==> flow/design.v <==
`timescale 1ns / 1ps
module signed_unsigned_converter #(parameter WIDTH = 16) (
    input wire [WIDTH-1:0] data_in,   
    input wire is_signed,             
    output reg [WIDTH-1:0] data_out   
);
    reg signed [WIDTH-1:0] signed_data;    
    reg [WIDTH-1:0] unsigned_data;         
    always @(*) begin
        if (is_signed) begin
            signed_data = data_in;   
            unsigned_data = signed_data + (1 << (WIDTH-1));   
            data_out = unsigned_data;
        end else begin
            unsigned_data = data_in;   
            signed_data = unsigned_data - (1 << (WIDTH-1));   
            data_out = signed_data;
        end
    end
endmodule
module clk_divider #(
	parameter FRE_DIV = 2499				 
)(
    input clk,
    input rst_n,               
    output reg sample_en       
);
    localparam W = $clog2(FRE_DIV + 1);
    localparam [W-1:0] LAST = FRE_DIV;
    reg [W-1:0] clk_div;
    always @(posedge clk or negedge rst_n) begin
        if (!rst_n) begin
            clk_div <= {W{1'b0}};
            sample_en <= 1'b0;
        end else begin
            if (clk_div == LAST) begin
                clk_div <= {W{1'b0}};
                sample_en <= 1'b1;
            end else begin
                clk_div <= clk_div + 1'b1;
                sample_en <= 1'b0;
            end
        end
    end
endmodule
module wave_cal #(
    parameter N = 8,                        
    parameter SAMPLE_POINTS = 64,           
    parameter LOG_2_SAMPLE_POINTS = 6,      
    parameter JUDGE_THRESHOLD = 700,        
    parameter FRE_DIV = 1249                
)(
    input wire clk,
    input wire rst_n,
    input wire [N-1:0] data_in_unsigned,
    output reg signed[N-1:0] signal_dc_removed,   
    output reg unsigned[N-1:0] vpp,               
    output reg unsigned[N-1:0] dc_offset,         
    output reg [N-1:0] papr,                      
    output reg is_sine_wave                       
);
    localparam L = LOG_2_SAMPLE_POINTS;
    localparam SW = 2*N - 2 + L;
    localparam [L-1:0] LAST = SAMPLE_POINTS - 1;
    localparam [2*N-3:0] THR = JUDGE_THRESHOLD;
    reg [L-1:0] sample_count_dc;
    reg unsigned[N-1:0] max_value;
    reg unsigned[N-1:0] min_value;
    wire [N:0] max_plus_min = {1'b0, max_value} + {1'b0, min_value};
    wire sample_clk;
    reg [SW-1:0] sum_squares;
    reg [L-1:0] sample_count_id;
    clk_divider #(.FRE_DIV (FRE_DIV)) clk_divider_inst(
        .clk(clk),
        .rst_n(rst_n),
        .sample_en(sample_clk)
    );
    always @(posedge clk or negedge rst_n) begin
        if (!rst_n) begin
            sample_count_dc <= {L{1'b0}};
            max_value <= {N{1'b0}};
            min_value <= {N{1'b1}};
            vpp <= {N{1'b0}};
            dc_offset <= {N{1'b0}};
        end else if (sample_clk) begin
            if (data_in_unsigned > max_value)
                max_value <= data_in_unsigned;
            if (data_in_unsigned < min_value)
                min_value <= data_in_unsigned;
            if (sample_count_dc == LAST) begin
                vpp <= max_value - min_value;
                dc_offset <= max_plus_min[N:1];    
                max_value <= {N{1'b0}};
                min_value <= {N{1'b1}};
                sample_count_dc <= {L{1'b0}};
            end else begin
                sample_count_dc <= sample_count_dc + 1'b1;
            end
        end
    end
    always @(posedge clk or negedge rst_n) begin
        if (!rst_n) begin
            signal_dc_removed <= {N{1'b0}};
        end else if (|dc_offset) begin
            signal_dc_removed <= data_in_unsigned - dc_offset;
        end
    end
    wire signed [2*N-1:0] dc_sq_full = signal_dc_removed * signal_dc_removed;
    wire [2*N-2:0] dc_sq = dc_sq_full[2*N-2:0];
    wire [2*N-1:0] vpp_squared = vpp * vpp;                      
    wire [2*N-4:0] vpp_squared_scaled = vpp_squared[2*N-1:3];    
    wire [SW-L-1:0] valid = sum_squares[SW-1:L];                  
    wire [SW-L-1:0] err_vpp_valid = (valid > vpp_squared_scaled) ?
                                    valid - vpp_squared_scaled :
                                    vpp_squared_scaled - valid;
    wire [2*N-1:0] papr_q = vpp_squared / valid;
    always @(posedge clk or negedge rst_n) begin
        if (!rst_n) begin
            sum_squares <= {SW{1'b0}};
            sample_count_id <= {L{1'b0}};
            is_sine_wave <= 1'b0;
            papr <= {N{1'b0}};
        end else if (sample_clk) begin
            sum_squares <= sum_squares + dc_sq;
            if (sample_count_id == LAST) begin
                if (|valid) papr <= papr_q[N-1:0];
                else papr <= {N{1'b0}};
                is_sine_wave <= (err_vpp_valid < THR);
                sum_squares <= {SW{1'b0}};
                sample_count_id <= {L{1'b0}};
            end else
                sample_count_id <= sample_count_id + 1'b1;
        end
    end
endmodule
module wave_rectifier #( parameter N = 8)(
    input clk,
    input rst_n,
    input signed[N-1:0] signal_dc_removed,
    output reg signal_rectified  	 
);
    always @(posedge clk or negedge rst_n) begin
        if (!rst_n) begin
            signal_rectified <= 1'b0;
        end else begin
			signal_rectified <= ~signal_dc_removed[N-1] & (|signal_dc_removed[N-2:0]);
        end
    end
endmodule
module frequency_counter  #(
	parameter MEASURE_CLK_CNT = 200,		 
	parameter MEASURE_CLK = 20000            
)(
    input clk,
    input sample_en,
    input rst_n,
    input signal_in,          	 
    output [15:0] freq_out 	     
);
    localparam CW = $clog2(MEASURE_CLK_CNT + 1);           
    localparam EW = $clog2(MEASURE_CLK_CNT / 2 + 1);       
    localparam MW = $clog2(MEASURE_CLK + 1);
    localparam PW = $clog2((MEASURE_CLK_CNT / 2) * MEASURE_CLK + 1);
    localparam QW = $clog2(MEASURE_CLK / 2 + 1);
    localparam [CW-1:0] CNT_LAST = MEASURE_CLK_CNT;
    localparam [MW-1:0] MCLK = MEASURE_CLK;
    reg signal_prev;           
    reg [CW-1:0] count_clk;    
    reg [EW-1:0] count_signal; 
    reg [CW-1:0] N1;           
    reg [EW-1:0] N2;           
    reg [QW-1:0] freq_q;
    assign freq_out = freq_q;
    always @(posedge clk or negedge rst_n) begin
        if (!rst_n) begin
            signal_prev <= 1'b0;
        end else if (sample_en) begin
            signal_prev <= signal_in;
        end
    end
    always @(posedge clk or negedge rst_n) begin
        if (!rst_n) begin
            count_clk <= {CW{1'b0}};
            count_signal <= {EW{1'b0}};
            N1 <= {CW{1'b0}};
            N2 <= {EW{1'b0}};
        end else if (sample_en) begin
            count_clk <= count_clk + 1'b1;
            if (signal_in && !signal_prev) begin
                count_signal <= count_signal + 1'b1;
            end
            if (count_clk == CNT_LAST) begin
                N1 <= count_clk;
                N2 <= count_signal;
                count_clk <= {CW{1'b0}};
                count_signal <= {EW{1'b0}};
            end
        end
    end
    wire [PW-1:0] num = N2 * MCLK;
    wire [PW-1:0] quo = num / N1;
    always @(posedge clk or negedge rst_n) begin
        if (!rst_n) begin
            freq_q <= {QW{1'b0}};
        end else if (sample_en && (|N1)) begin
            freq_q <= quo[QW-1:0];
        end
    end
endmodule
module ma_measure #(
	parameter N=8
)(
    input        clk,
    input        sample_en,
    input        rst_n,
	input        ma_measure_enable,
    input  		[N-1:0] vpp,       
    output  	[7:0] ma           
);
    reg [N+13:0] vpp_mult;    
    reg [N+13:0] sum;
    reg [N:0]    ma_temp;
    reg [6:0]    ma_r;
    assign ma = {1'b0, ma_r};
    wire [N+13:0] v = vpp;
    wire [N+17:0] sum22 = sum * 5'd22;
    always @(posedge clk or negedge rst_n) begin
        if (!rst_n) begin
            vpp_mult <= {(N+14){1'b0}};
            sum      <= {(N+14){1'b0}};
            ma_temp  <= {(N+1){1'b0}};
            ma_r     <= 7'd0;
        end else if (sample_en && ma_measure_enable)begin
            vpp_mult <= (v << 13) + (v << 10) + (v << 9) + (v << 8) + (v << 4);
            sum <= vpp_mult + 13'd7143;
            ma_temp <= sum22[N+17:17];
            if (ma_temp < 7'd30)
                ma_r <= 7'd30;
            else if (ma_temp > 7'd100)
                ma_r <= 7'd100;
            else
                ma_r <= ma_temp[6:0];
        end else if (sample_en) ma_r <= 7'd0;
    end
endmodule
module mf_measure#(
	parameter N=16,
	parameter FW=16
)(
    input        clk,
    input        sample_en,
    input        rst_n,
	input        mf_measure_enable,
	input       [FW-1:0] fm_freq,   
    input  		[N-1:0] vpp,        
    output 	    [7:0] mf            
);
    reg [N+9:0] vpp_mult;    
    reg [N+9:0] mf_temp;
    reg [5:0]   mf_r;
    assign mf = {2'b00, mf_r};
    wire [N+9:0] v = vpp;
    wire [N+9:0] quo = vpp_mult / fm_freq;
    always @(posedge clk or negedge rst_n) begin
        if (!rst_n) begin
            vpp_mult <= {(N+10){1'b0}};
            mf_temp  <= {(N+10){1'b0}};
            mf_r     <= 6'd0;
        end else if (sample_en && mf_measure_enable)begin
			vpp_mult <= (v << 10) - (v << 4) - (v << 3);
            mf_temp <= (|fm_freq) ? quo : {(N+10){1'b0}};
            if (mf_temp < 6'd10)
                mf_r <= 6'd10;
            else if (mf_temp > 6'd50)
                mf_r <= 6'd50;
            else
                mf_r <= mf_temp[5:0];
        end
    end
endmodule
module measure #(
	parameter N=8,
	parameter WAVE_DIV=249
	)(
	input clk,
	input sample_en,
	input rst_n,
	input [N-1:0] signal_in_unsigned,
	input ma_measure_enable,
	input mf_measure_enable,
    output is_sine_wave,      		 
	output [15:0] freq_out,
	output [N-1:0]papr,				 
	output unsigned[N-1:0] vpp,
	output unsigned[N-1:0] dc_offset,
	output [7:0] ma,
	output [7:0] mf
);
    wire signed[N-1:0] signal_dc_removed;   	 
 	wire signal_rectified;
	wave_cal #(
		.N(N),
		.SAMPLE_POINTS(512),
		.LOG_2_SAMPLE_POINTS(9),
		.JUDGE_THRESHOLD(700),
		.FRE_DIV(WAVE_DIV)
	)wave_cal_inst(
		.clk(clk),
	    .rst_n(rst_n),
	    .data_in_unsigned(signal_in_unsigned),
	    .signal_dc_removed(signal_dc_removed),
	    .vpp(vpp),
		.dc_offset(dc_offset),
		.papr(papr),
	    .is_sine_wave(is_sine_wave)
	);
 	wave_rectifier #(.N(N)) wave_rectifier_inst(
		.clk(clk),
		.rst_n(rst_n),
		.signal_dc_removed(signal_dc_removed),
		.signal_rectified(signal_rectified)
	);
	frequency_counter #(
		.MEASURE_CLK_CNT(400),
		.MEASURE_CLK(20000)
	)frequency_counter_inst(
		.clk(clk),
		.sample_en(sample_en),
		.rst_n(rst_n),
		.signal_in(signal_rectified),
		.freq_out(freq_out)
	);
	ma_measure #(
		.N(N)
	)ma_measure_inst(
		.clk(clk),
		.sample_en(sample_en),
		.rst_n(rst_n),
		.ma_measure_enable(is_sine_wave & ma_measure_enable),
		.vpp(vpp),
		.ma(ma)
	);
	mf_measure #(
		.N(N),
		.FW(14)
	)mf_measure_inst(
		.clk(clk),
		.sample_en(sample_en),
		.rst_n(rst_n),
		.mf_measure_enable(mf_measure_enable),
		.fm_freq(freq_out[13:0]),
		.vpp(vpp),
		.mf(mf)
	);
endmodule
module data_sele(
    input sys_clk,
    input sys_rst_n,
    input [7:0]askdemod_vpp,
    input [9:0]fskdemod_vpp,
    input [7:0]pskdemod_vpp,
    input [7:0]askdemod_dc_offset,
    input [7:0]ask_papr,
    input [9:0]fsk_papr,
    input [7:0]psk_papr,
    input ask_is_sine_wave,
	input fsk_is_sine_wave,
	input [7:0] askdemod_data,
	input [9:0] fskdemod_data,
	input [7:0] pskdemod_data,
	input [39:0] fir_data_out,
	input [15:0] ask_freq_out,
	input [15:0] fsk_freq_out,
	input [15:0] psk_freq_out,
	input [7:0] ma,
    output reg[7:0] demod_data,
    output [7:0] uart_mod_type,
    output [15:0] uart_demod_fre
);
    reg [2:0]  mod_type;
    reg [13:0] demod_fre;
    assign uart_mod_type = {5'd0, mod_type};
    assign uart_demod_fre = {2'd0, demod_fre};
    always @(posedge sys_clk or negedge sys_rst_n) begin
        if(!sys_rst_n)begin
            demod_data <= 8'd0;
            mod_type <= 3'd0;
            demod_fre <= 14'd0;
        end
        else begin
            if(askdemod_dc_offset < 8'd60) begin
                if(ask_papr > 8'd5)begin
                    if(ma >= 8'd30 && ma <= 8'd35)
                        demod_data <= {askdemod_data[6:0], 1'b0};
                    else demod_data <= askdemod_data;
                    demod_fre <= ask_freq_out[13:0];
                    mod_type <= 3'd1;                    
                end
                else begin
                    demod_data <= askdemod_data;
                    demod_fre <= ask_freq_out[13:0];
                    mod_type <= 3'd2;                    
                end
            end
            else if(fsk_papr >= 10'd20)begin
                demod_data <= pskdemod_data;
                mod_type <= 3'd5;                        
                demod_fre <= psk_freq_out[13:0];
            end
            else if(fsk_papr >= 10'd5)begin
                demod_fre <= fsk_freq_out[13:0];
                mod_type <= 3'd3;                        
                if(fsk_freq_out <= 16'd1500)begin
                    demod_data <= {~fskdemod_data[7], fskdemod_data[4:0], 2'b00};
                end
                else if(fsk_freq_out <= 16'd2500)begin
                    demod_data <= {~fskdemod_data[7], fskdemod_data[5:0], 1'b0};
                end
                else demod_data <= {~fskdemod_data[7], fskdemod_data[6:0]};
            end
            else if(|fsk_papr)begin
                demod_data <= fskdemod_data[9:2];
                demod_fre <= fsk_freq_out[13:0];
                mod_type <= 3'd4;                        
            end
            else begin
                mod_type <= 3'd6;                        
            end
        end
    end
endmodule
module measure_sys(
	input            sys_clk,
	input            sys_rst_n,
	input      [7:0] askdemod_data,    
	input      [9:0] fsk_demod,        
	input      [7:0] pskdemod_data,    
	output     [7:0] demod_data,
	output     [7:0] uart_mod_type,
	output    [15:0] uart_demod_fre,
	output     [7:0] uart_mod_depth,
	output reg [7:0] uart_delta_freq
);
	localparam SAMPLE_DIV = 249;   
	localparam WAVE_DIV   = 24;    
	wire [8:0] fskdemod_data_9;
	wire [9:0] fskdemod_data_10;
	wire [7:0] ma;
	wire [7:0] mf;
	wire ask_is_sine_wave;
	wire fsk_is_sine_wave;
	wire [7:0] askdemod_vpp;
	wire [9:0] fskdemod_vpp;
	wire [7:0] pskdemod_vpp;
	wire [7:0] askdemod_dc_offset;
	wire [7:0] ask_papr;
	wire [9:0] fsk_papr;
	wire [7:0] psk_papr;
	wire [15:0] ask_freq_out;
	wire [15:0] fsk_freq_out;
	wire [15:0] psk_freq_out;
	signed_unsigned_converter #(9) signed_unsigned_converter_fsk2(
		.data_in(fsk_demod[8:0]),
		.is_signed(1'b1),
		.data_out(fskdemod_data_9)
	);
	signed_unsigned_converter #(10) signed_unsigned_converter_fsk3(
		.data_in(fsk_demod),
		.is_signed(1'b1),
		.data_out(fskdemod_data_10)
	);
	wire sample_en;
	clk_divider #(.FRE_DIV(SAMPLE_DIV)) clk_divider_inst(
		.clk(sys_clk),
		.rst_n(sys_rst_n),
		.sample_en(sample_en)
	);
	measure #(.N(8), .WAVE_DIV(WAVE_DIV)) measure_ask(
		.clk(sys_clk),
		.sample_en(sample_en),
		.rst_n(sys_rst_n),
		.signal_in_unsigned(askdemod_data),
		.ma_measure_enable(1'b1),
		.mf_measure_enable(1'b0),
		.is_sine_wave(ask_is_sine_wave),
		.freq_out(ask_freq_out),
		.papr(ask_papr),
		.vpp(askdemod_vpp),
		.dc_offset(askdemod_dc_offset),
		.ma(ma),
		.mf()
	);
	measure #(.N(9), .WAVE_DIV(WAVE_DIV)) measure_fsk(
		.clk(sys_clk),
		.sample_en(sample_en),
		.rst_n(sys_rst_n),
		.signal_in_unsigned(fskdemod_data_9),
		.ma_measure_enable(1'b0),
		.mf_measure_enable(1'b1),
		.is_sine_wave(fsk_is_sine_wave),
		.freq_out(fsk_freq_out),
		.papr(fsk_papr[8:0]),
		.vpp(fskdemod_vpp[8:0]),
		.dc_offset(),
		.ma(),
		.mf(mf)
	);
	assign fsk_papr[9] = 1'b0;
	assign fskdemod_vpp[9] = 1'b0;
	measure #(.N(8), .WAVE_DIV(WAVE_DIV)) measure_psk(
		.clk(sys_clk),
		.sample_en(sample_en),
		.rst_n(sys_rst_n),
		.signal_in_unsigned(pskdemod_data),
		.ma_measure_enable(1'b0),
		.mf_measure_enable(1'b0),
		.is_sine_wave(),
		.freq_out(psk_freq_out),
		.papr(psk_papr),
		.vpp(pskdemod_vpp),
		.dc_offset(),
		.ma(),
		.mf()
	);
	data_sele data_sele_inst(
		.sys_clk(sys_clk),
		.sys_rst_n(sys_rst_n),
		.askdemod_vpp(askdemod_vpp),
		.fskdemod_vpp(fskdemod_vpp),
		.pskdemod_vpp(pskdemod_vpp),
		.ask_papr(ask_papr),
		.fsk_papr(fsk_papr),
		.psk_papr(psk_papr),
		.askdemod_dc_offset(askdemod_dc_offset),
		.ask_is_sine_wave(ask_is_sine_wave),
		.fsk_is_sine_wave(fsk_is_sine_wave),
		.askdemod_data(askdemod_data),
		.fskdemod_data(fskdemod_data_10),
		.pskdemod_data(pskdemod_data),
		.fir_data_out(40'd0),
		.ma(ma),
		.ask_freq_out(ask_freq_out),
		.fsk_freq_out(fsk_freq_out),
		.psk_freq_out(psk_freq_out),
		.demod_data(demod_data),
		.uart_mod_type(uart_mod_type),
		.uart_demod_fre(uart_demod_fre)
	);
	reg [6:0] mod_depth;
	assign uart_mod_depth = {1'b0, mod_depth};
	wire [2:0] mod_type = uart_mod_type[2:0];
	always @(posedge sys_clk or negedge sys_rst_n) begin
		if (!sys_rst_n) begin
			mod_depth <= 7'd0;
			uart_delta_freq <= 8'd0;
		end
		else if (mod_type == 3'd1)
			mod_depth <= ma[6:0];
		else if (mod_type == 3'd3 || mod_type == 3'd4) begin
			mod_depth <= mf[6:0];
			if (mod_type == 3'd3)
				uart_delta_freq <= fskdemod_vpp[7:0];
		end
		else begin
			mod_depth <= 7'd0;
			uart_delta_freq <= 8'd0;
		end
	end
endmodule
Tool chain data of measure_sys
Tool output for the design above before and after an edit, in the order of the flow. Lines under "before" count in the file above, lines under "after" in the edited file. "difference" is "after" less "before", of the values as shown; "relative change" is that difference over "before", in percent. Library cell names are shortened. Not given: --

Top module: measure_sys. Clock: sys_clk. Cell library: sky130hd. Library corner: tt_025C_1v80.

Diff
The edit as a unified diff against the file above. The edit is scripted: it alters the design's behaviour and was not made to optimise anything.

```diff
@@ -5,5 +5,5 @@
     output reg [WIDTH-1:0] data_out   
 );
-    reg signed [WIDTH-1:0] signed_data;    
+    reg signed [WIDTH/2-1:0] signed_data;    
     reg [WIDTH-1:0] unsigned_data;         
     always @(*) begin
```

Word level
Source: Yosys, flattened and elaborated, memories not mapped. Widths are those after wreduce. Registers that Yosys merges into a memory's read port (data or address) are not register bits. Print and check cells do not count. Equal cells are merged and count once.

Word-level totals: register bits after elaboration (before 549, after 549, difference 0, relative change 0.00%).

Cells by class: divide/modulo/power cells (before 6, after 6, difference 0, relative change 0.00%); order comparisons (before 20, after 20, difference 0, relative change 0.00%); equal/unequal tests (before 16, after 16, difference 0, relative change 0.00%); multipliers (before 8, after 8, difference 0, relative change 0.00%); mux-type cells (before 67, after 67, difference 0, relative change 0.00%); reductions and logical operators (before 54, after 54, difference 0, relative change 0.00%); bitwise gates (word level) (before 8, after 8, difference 0, relative change 0.00%); add/subtract/negate cells (before 36, after 36, difference 0, relative change 0.00%).

Operator list: adder 10 bit (second input constant) (before 1, after 0, difference -1, relative change -100.00%); adder 9 bit (second input constant) (before 1, after 0, difference -1, relative change -100.00%); adder 4 x 9 -> 9 bit (second input constant) (before 0, after 1, difference +1); adder 5 x 10 -> 10 bit (second input constant) (before 0, after 1, difference +1).

Operator kinds equal on both sides are left out: 78.

Depth
Depth = most cells in a row (Yosys ltp): at word level without a register or memory, in the mapped netlist without a sequential cell, where the memories' decode and read muxes count.

Logic depth: word-level depth (before 6, after 6, difference 0, relative change 0.00%); ABC_AREA (before 0, after 0); gate-level depth with buffers (before 281, after 273, difference -8, relative change -2.85%); depth with buffers taken out (before 269, after 260, difference -9, relative change -3.35%).

Synthesis result
The flow's flattened synthesis, as Yosys stat reports it; memories are mapped. The netlist is that of the ABC_AREA named above (0 if unset); the other value can give another one.

Mapped netlist: cell count (before 11575, after 11342, difference -233, relative change -2.01%); synthesis area (sq um) (before 91481.5, after 90291.6, difference -1189.9, relative change -1.30%); flip-flops (before 538, after 530, difference -8, relative change -1.49%); buffers (before 338, after 321, difference -17, relative change -5.03%).

Cells by type: nand2_1 (before 1092, after 979, difference -113, relative change -10.35%); o21ai_0 (before 748, after 672, difference -76, relative change -10.16%); mux2_2 (before 171, after 220, difference +49, relative change +28.65%); a21o_1 (before 230, after 274, difference +44, relative change +19.13%); inv_1 (before 787, after 749, difference -38, relative change -4.83%); o31ai_1 (before 350, after 312, difference -38, relative change -10.86%); xnor2_1 (before 368, after 335, difference -33, relative change -8.97%); nor2_1 (before 826, after 858, difference +32, relative change +3.87%); o22ai_1 (before 64, after 34, difference -30, relative change -46.88%); nor3_1 (before 619, after 648, difference +29, relative change +4.68%); mux2i_1 (before 101, after 123, difference +22, relative change +21.78%); nand3_1 (before 204, after 184, difference -20, relative change -9.80%); nand4_1 (before 103, after 122, difference +19, relative change +18.45%); o211ai_1 (before 101, after 83, difference -18, relative change -17.82%); ha_1 (before 1470, after 1453, difference -17, relative change -1.16%); and3_1 (before 83, after 66, difference -17, relative change -20.48%); or3_1 (before 91, after 76, difference -15, relative change -16.48%); clkbuf_1 (before 278, after 264, difference -14, relative change -5.04%).

Cell types equal on both sides are left out: 18. Not every row of either side is listed. The figures by module come from a second, unflattened synthesis with its own total; it is not the netlist above.

Unflattened totals: cell total of the unflattened synthesis (before 18784, after 18784, difference 0, relative change 0.00%); area (unflattened synthesis) (sq um) (before 147181.2, after 147191.2, difference +10.0, relative change +0.01%).

Each row is one instance without its submodules.

Modules, before: frequency_counter (times used 3, area 13743.2 sq um, cells 1838); wave_cal (times used 2, area 16874.9 sq um, cells 2088); mf_measure (times used 2, area 10970.5 sq um, cells 1482); wave_cal (times used 1, area 20243.2 sq um, cells 2508); mf_measure (times used 1, area 11278.3 sq um, cells 1500); ma_measure #(N=8) (times used 2, area 4684.5 sq um, cells 545); ma_measure #(N=9) (times used 1, area 5026.1 sq um, cells 585); data_sele (times used 1, area 2003.2 sq um, cells 232); clk_divider #(FRE_DIV=24) (times used 3, area 291.5 sq um, cells 25); measure_sys (times used 1, area 755.7 sq um, cells 64); clk_divider #(FRE_DIV=249) (times used 1, area 419.2 sq um, cells 42); wave_rectifier #(N=8) (times used 2, area 47.5 sq um, cells 4); signed_unsigned_converter #(WIDTH=10) (times used 1, area 71.3 sq um, cells 10); signed_unsigned_converter #(WIDTH=9) (times used 1, area 63.8 sq um, cells 9).

before: Modules not listed: 3.

Modules, after: frequency_counter (times used 3, area 13743.2 sq um, cells 1838); wave_cal (times used 2, area 16874.9 sq um, cells 2088); mf_measure (times used 2, area 10970.5 sq um, cells 1482); wave_cal (times used 1, area 20243.2 sq um, cells 2508); mf_measure (times used 1, area 11278.3 sq um, cells 1500); ma_measure #(N=8) (times used 2, area 4684.5 sq um, cells 545); ma_measure #(N=9) (times used 1, area 5026.1 sq um, cells 585); data_sele (times used 1, area 2003.2 sq um, cells 232); clk_divider #(FRE_DIV=24) (times used 3, area 291.5 sq um, cells 25); measure_sys (times used 1, area 755.7 sq um, cells 64); clk_divider #(FRE_DIV=249) (times used 1, area 419.2 sq um, cells 42); wave_rectifier #(N=8) (times used 2, area 47.5 sq um, cells 4); signed_unsigned_converter #(WIDTH=10) (times used 1, area 76.3 sq um, cells 10); signed_unsigned_converter #(WIDTH=9) (times used 1, area 68.8 sq um, cells 9).

after: Modules not listed: 3.

Worst setup path after synthesis
OpenSTA on the mapped netlist: ideal clock, no wires. The path of least setup slack (recovery checks aside). Input and output delay are each 20% of the period. Register names are those of the netlist, which keeps one name where synthesis merged equal registers.

Timing path post-synthesis: path kind (before register -> register, after register -> register); start point (before reg measure_fsk.frequency_counter_inst.N2[2], after reg measure_fsk.frequency_counter_inst.N2[2]); end point (before reg measure_fsk.frequency_counter_inst.freq_q[0], after reg measure_fsk.frequency_counter_inst.freq_q[0]); period (ns) (before 100.0, after 100.0, difference 0.0, relative change 0.00%); stages on the path (before 255, after 260, difference +5, relative change +1.96%); time at the first pin (ns) (before 0.000, after 0.000, difference 0.000); path slack (ns) (before 47.313, after 48.436, difference +1.123); buffers on the path (before 20, after 17, difference -3, relative change -15.00%); delay of the path (ns) (before 52.687, after 51.564, difference -1.123, relative change -2.13%); setup time (ns) (before 0.124, after 0.127, difference +0.003); data arrival time (ns) (before 52.563, after 51.437, difference -1.126, relative change -2.14%); required time (ns) (before 99.876, after 99.873, difference -0.003, relative change 0.00%); synthesis period reached (ns) (before 52.687, after 51.564, difference -1.123, relative change -2.13%).

"delay of the path" = arrival - input delay + setup time. "stages on the path": output pins that drive a net of the path, with the launching flip-flop's if there is one; two outputs of one cell count as two. "synthesis period reached" is the clock period less the worst setup slack; recovery checks do not enter. This is arithmetic on one report: input and output delays are still those of the set period (20% each). Between the ends stands the longest chain of elaborated cells between them, by number of cells; it is not shown to be the way that was timed. Of several equally long chains one is given. A line is the first line of the expression or statement that the cell stems from. Yosys adds cells for indexed reads and writes and turns some case tables into memories.

On the way, post-synthesis, before:
Cell sequence: dfrtp_1 inv_1 ha_1 ha_1 inv_1 fa_1 fa_1 inv_1 fa_1 a211o_1 a2111oi_0 o21a_1 o21ai_0 xnor2_1 ha_1 nor2_1 nor4_4 o2111a_1 (+219 left out) o21ai_0 nand2b_1 a21oi_1 nand3_1 or4b_4 mux2_1 ha_1 a21o_1 a21oi_1 nor2b_1 o21ai_0 nand2_1 a21oi_1 a21oi_1 nor2_1 o311ai_0 o221a_1 a211o_1. Under cells in the longest elaborated chain stands 2. The entry for elaborated cells between the ends (all ways) reads 2. The figure for RTL lines with such cells is 2.

RTL lines, path post-synthesis, before: from (decl) (line 171) `reg [EW-1:0] N2;`; from (assign) (line 186) `N2 <= {EW{1'b0}};`; from (assign) (line 194) `N2 <= count_signal;`; multiplier 8 x 10 -> 17 bit (line 200) `wire [PW-1:0] num = N2 * MCLK;`; divider 22 x 9 -> 22 bit (line 201) `wire [PW-1:0] quo = num / N1;`; to (assign) (line 204) `freq_q <= {QW{1'b0}};`; to (assign) (line 206) `freq_q <= quo[QW-1:0];`; to (decl) (line 172) `reg [QW-1:0] freq_q;`.

On the way, post-synthesis, after:
Cell sequence: dfrtp_1 inv_1 ha_1 ha_1 inv_1 fa_1 fa_1 inv_1 fa_1 a21o_1 nand4_1 a311oi_1 or4_1 nand3_1 inv_1 ha_1 o21ai_0 nor3_1 (+224 left out) nand2b_1 a21oi_1 nand2b_1 mux2i_1 o211ai_2 nor2_2 buf_4 nand2_1 o31ai_1 ha_1 a21o_1 a21oi_1 nor2b_1 o21ai_0 nand2_1 a21oi_1 a21bo_2 a31oi_1. Under cells in the longest elaborated chain stands 2. The entry for elaborated cells between the ends (all ways) reads 2. The figure for RTL lines with such cells is 2.

RTL lines, path post-synthesis, after: from (decl) (line 171) `reg [EW-1:0] N2;`; from (assign) (line 186) `N2 <= {EW{1'b0}};`; from (assign) (line 194) `N2 <= count_signal;`; multiplier 8 x 10 -> 17 bit (line 200) `wire [PW-1:0] num = N2 * MCLK;`; divider 22 x 9 -> 22 bit (line 201) `wire [PW-1:0] quo = num / N1;`; to (assign) (line 204) `freq_q <= {QW{1'b0}};`; to (assign) (line 206) `freq_q <= quo[QW-1:0];`; to (decl) (line 172) `reg [QW-1:0] freq_q;`.

Worst path after layout
Path of least setup slack in the final report of the runs of set A (OpenROAD, finished layout, wires in). Where an end is a register, its clock arrival counts in the times.

Timing path after layout: path kind (before register -> register, after register -> register); start point (before reg measure_fsk.frequency_counter_inst.N2[3], after reg measure_psk.frequency_counter_inst.N2[2]); end point (before reg measure_fsk.frequency_counter_inst.freq_q[0], after reg measure_psk.frequency_counter_inst.freq_q[0]); path slack (ns) (before 39.07, after 38.88, difference -0.19); time at the first pin (ns) (before 0.68, after 0.66, difference -0.02, relative change -2.94%); required time (ns) (before 100.56, after 100.53, difference -0.03, relative change -0.03%); buffers on the path (before 1, after 1, difference 0, relative change 0.00%); stages on the path (before 240, after 252, difference +12, relative change +5.00%); period (ns) (before 100.0, after 100.0, difference 0.0, relative change 0.00%); data arrival time (ns) (before 61.49, after 61.65, difference +0.16, relative change +0.26%); setup time (ns) (before 0.12, after 0.14, difference +0.02).

Between the ends stands the longest chain of elaborated cells between them, by number of cells; it is not shown to be the way that was timed. Of several equally long chains one is given.

On the way, after layout, before:
Cell sequence: dfrtp_1 inv_1 ha_1 ha_1 inv_1 fa_1 fa_1 inv_1 fa_1 a211o_1 a2111oi_0 o21a_1 o21ai_0 xnor2_1 ha_1 nor2_1 nor4_4 o2111a_1 (+204 left out) o21ai_0 nand2b_1 a21oi_1 nand3_1 or4b_4 mux2_1 ha_1 a21o_1 a21oi_1 nor2b_1 o21ai_0 nand2_1 a21oi_1 a21oi_1 nor2_1 o311ai_0 o221a_1 a211o_1. Under cells in the longest elaborated chain stands 2. The entry for elaborated cells between the ends (all ways) reads 2. The figure for RTL lines with such cells is 2.

RTL lines, path after layout, before: from (decl) (line 171) `reg [EW-1:0] N2;`; from (assign) (line 186) `N2 <= {EW{1'b0}};`; from (assign) (line 194) `N2 <= count_signal;`; multiplier 8 x 10 -> 17 bit (line 200) `wire [PW-1:0] num = N2 * MCLK;`; divider 22 x 9 -> 22 bit (line 201) `wire [PW-1:0] quo = num / N1;`; to (assign) (line 204) `freq_q <= {QW{1'b0}};`; to (assign) (line 206) `freq_q <= quo[QW-1:0];`; to (decl) (line 172) `reg [QW-1:0] freq_q;`.

On the way, after layout, after:
Cell sequence: dfrtp_1 inv_1 ha_1 ha_1 inv_1 fa_1 fa_1 inv_1 fa_1 a211oi_1 o21ai_0 a221oi_1 xnor2_1 ha_1 nor2_1 nor2_1 o21a_1 mux2_2 (+216 left out) a21oi_1 nand3_1 nor4_1 and3_1 mux2i_1 a21o_1 ha_1 a21oi_1 nor2b_1 o21ai_0 nand2b_1 a21oi_1 nor2b_1 o21ai_0 nor4bb_1 nand2_1 nor4bb_1 a41oi_1. Under cells in the longest elaborated chain stands 2. The entry for elaborated cells between the ends (all ways) reads 2. The figure for RTL lines with such cells is 2.

RTL lines, path after layout, after: from (decl) (line 171) `reg [EW-1:0] N2;`; from (assign) (line 186) `N2 <= {EW{1'b0}};`; from (assign) (line 194) `N2 <= count_signal;`; multiplier 8 x 10 -> 17 bit (line 200) `wire [PW-1:0] num = N2 * MCLK;`; divider 22 x 9 -> 22 bit (line 201) `wire [PW-1:0] quo = num / N1;`; to (assign) (line 204) `freq_q <= {QW{1'b0}};`; to (assign) (line 206) `freq_q <= quo[QW-1:0];`; to (decl) (line 172) `reg [QW-1:0] freq_q;`.

Measured runs
Both versions went through the flow (Yosys, OpenROAD) with the same settings in each pair. Constraints: input delay and output delay 20% of the set period each, output load 0.01 pF.

Flow settings, set A:
For period_ns the number is 100.0. The figure for CAP_MARGIN is 20. Under CORE_MARGIN stands 2. The figure for CORE_UTILIZATION is 40. SLEW_MARGIN: 20.

Results, set A: worst setup slack after layout (ns) (before 39.070, after 38.881, difference -0.189); lowest hold slack (ns) (before 0.472, after 0.423, difference -0.049); mapped cell area after synthesis (sq um) (before 91481.5, after 90291.6, difference -1189.9, relative change -1.30%); die outline area (sq um) (before 232546.0, after 229546.0, difference -3000.0, relative change -1.29%); utilization after layout (before 0.432, after 0.43, difference -0.002); reached clock period (ns) (before 60.930, after 61.119, difference +0.189, relative change +0.31%).

Flow settings, set B:
The figure for CELL_PAD_IN_SITES_GLOBAL_PLACEMENT is 1. For CORE_ASPECT_RATIO the number is 1.21. The figure for CORE_UTILIZATION is 29. CTS_CLUSTER_SIZE: 30. Under GPL_ROUTABILITY_DRIVEN stands 0. GPL_TIMING_DRIVEN: 0. PLACE_DENSITY_LB_ADDON: 0.02. The figure for SETUP_SLACK_MARGIN is 5.0. For period_ns the number is 42.2. The figure for CAP_MARGIN is 20. Under CORE_MARGIN stands 2. SLEW_MARGIN: 20.

Results, set B: worst setup slack after layout (ns) (before -7.213, after -7.226, difference -0.013); lowest hold slack (ns) (before 0.425, after 0.426, difference +0.001); mapped cell area after synthesis (sq um) (before 91481.5, after 90291.6, difference -1189.9, relative change -1.30%); die outline area (sq um) (before 319985.0, after 315849.0, difference -4136.0, relative change -1.29%); utilization after layout (before 0.381, after 0.386, difference +0.005); reached clock period (ns) (before 49.413, after 49.426, difference +0.013, relative change +0.03%).

"reached clock period" is the run's clock period less its worst setup slack. It is reckoned from that one timing run; input and output delays stay at 20% of the period that was set.
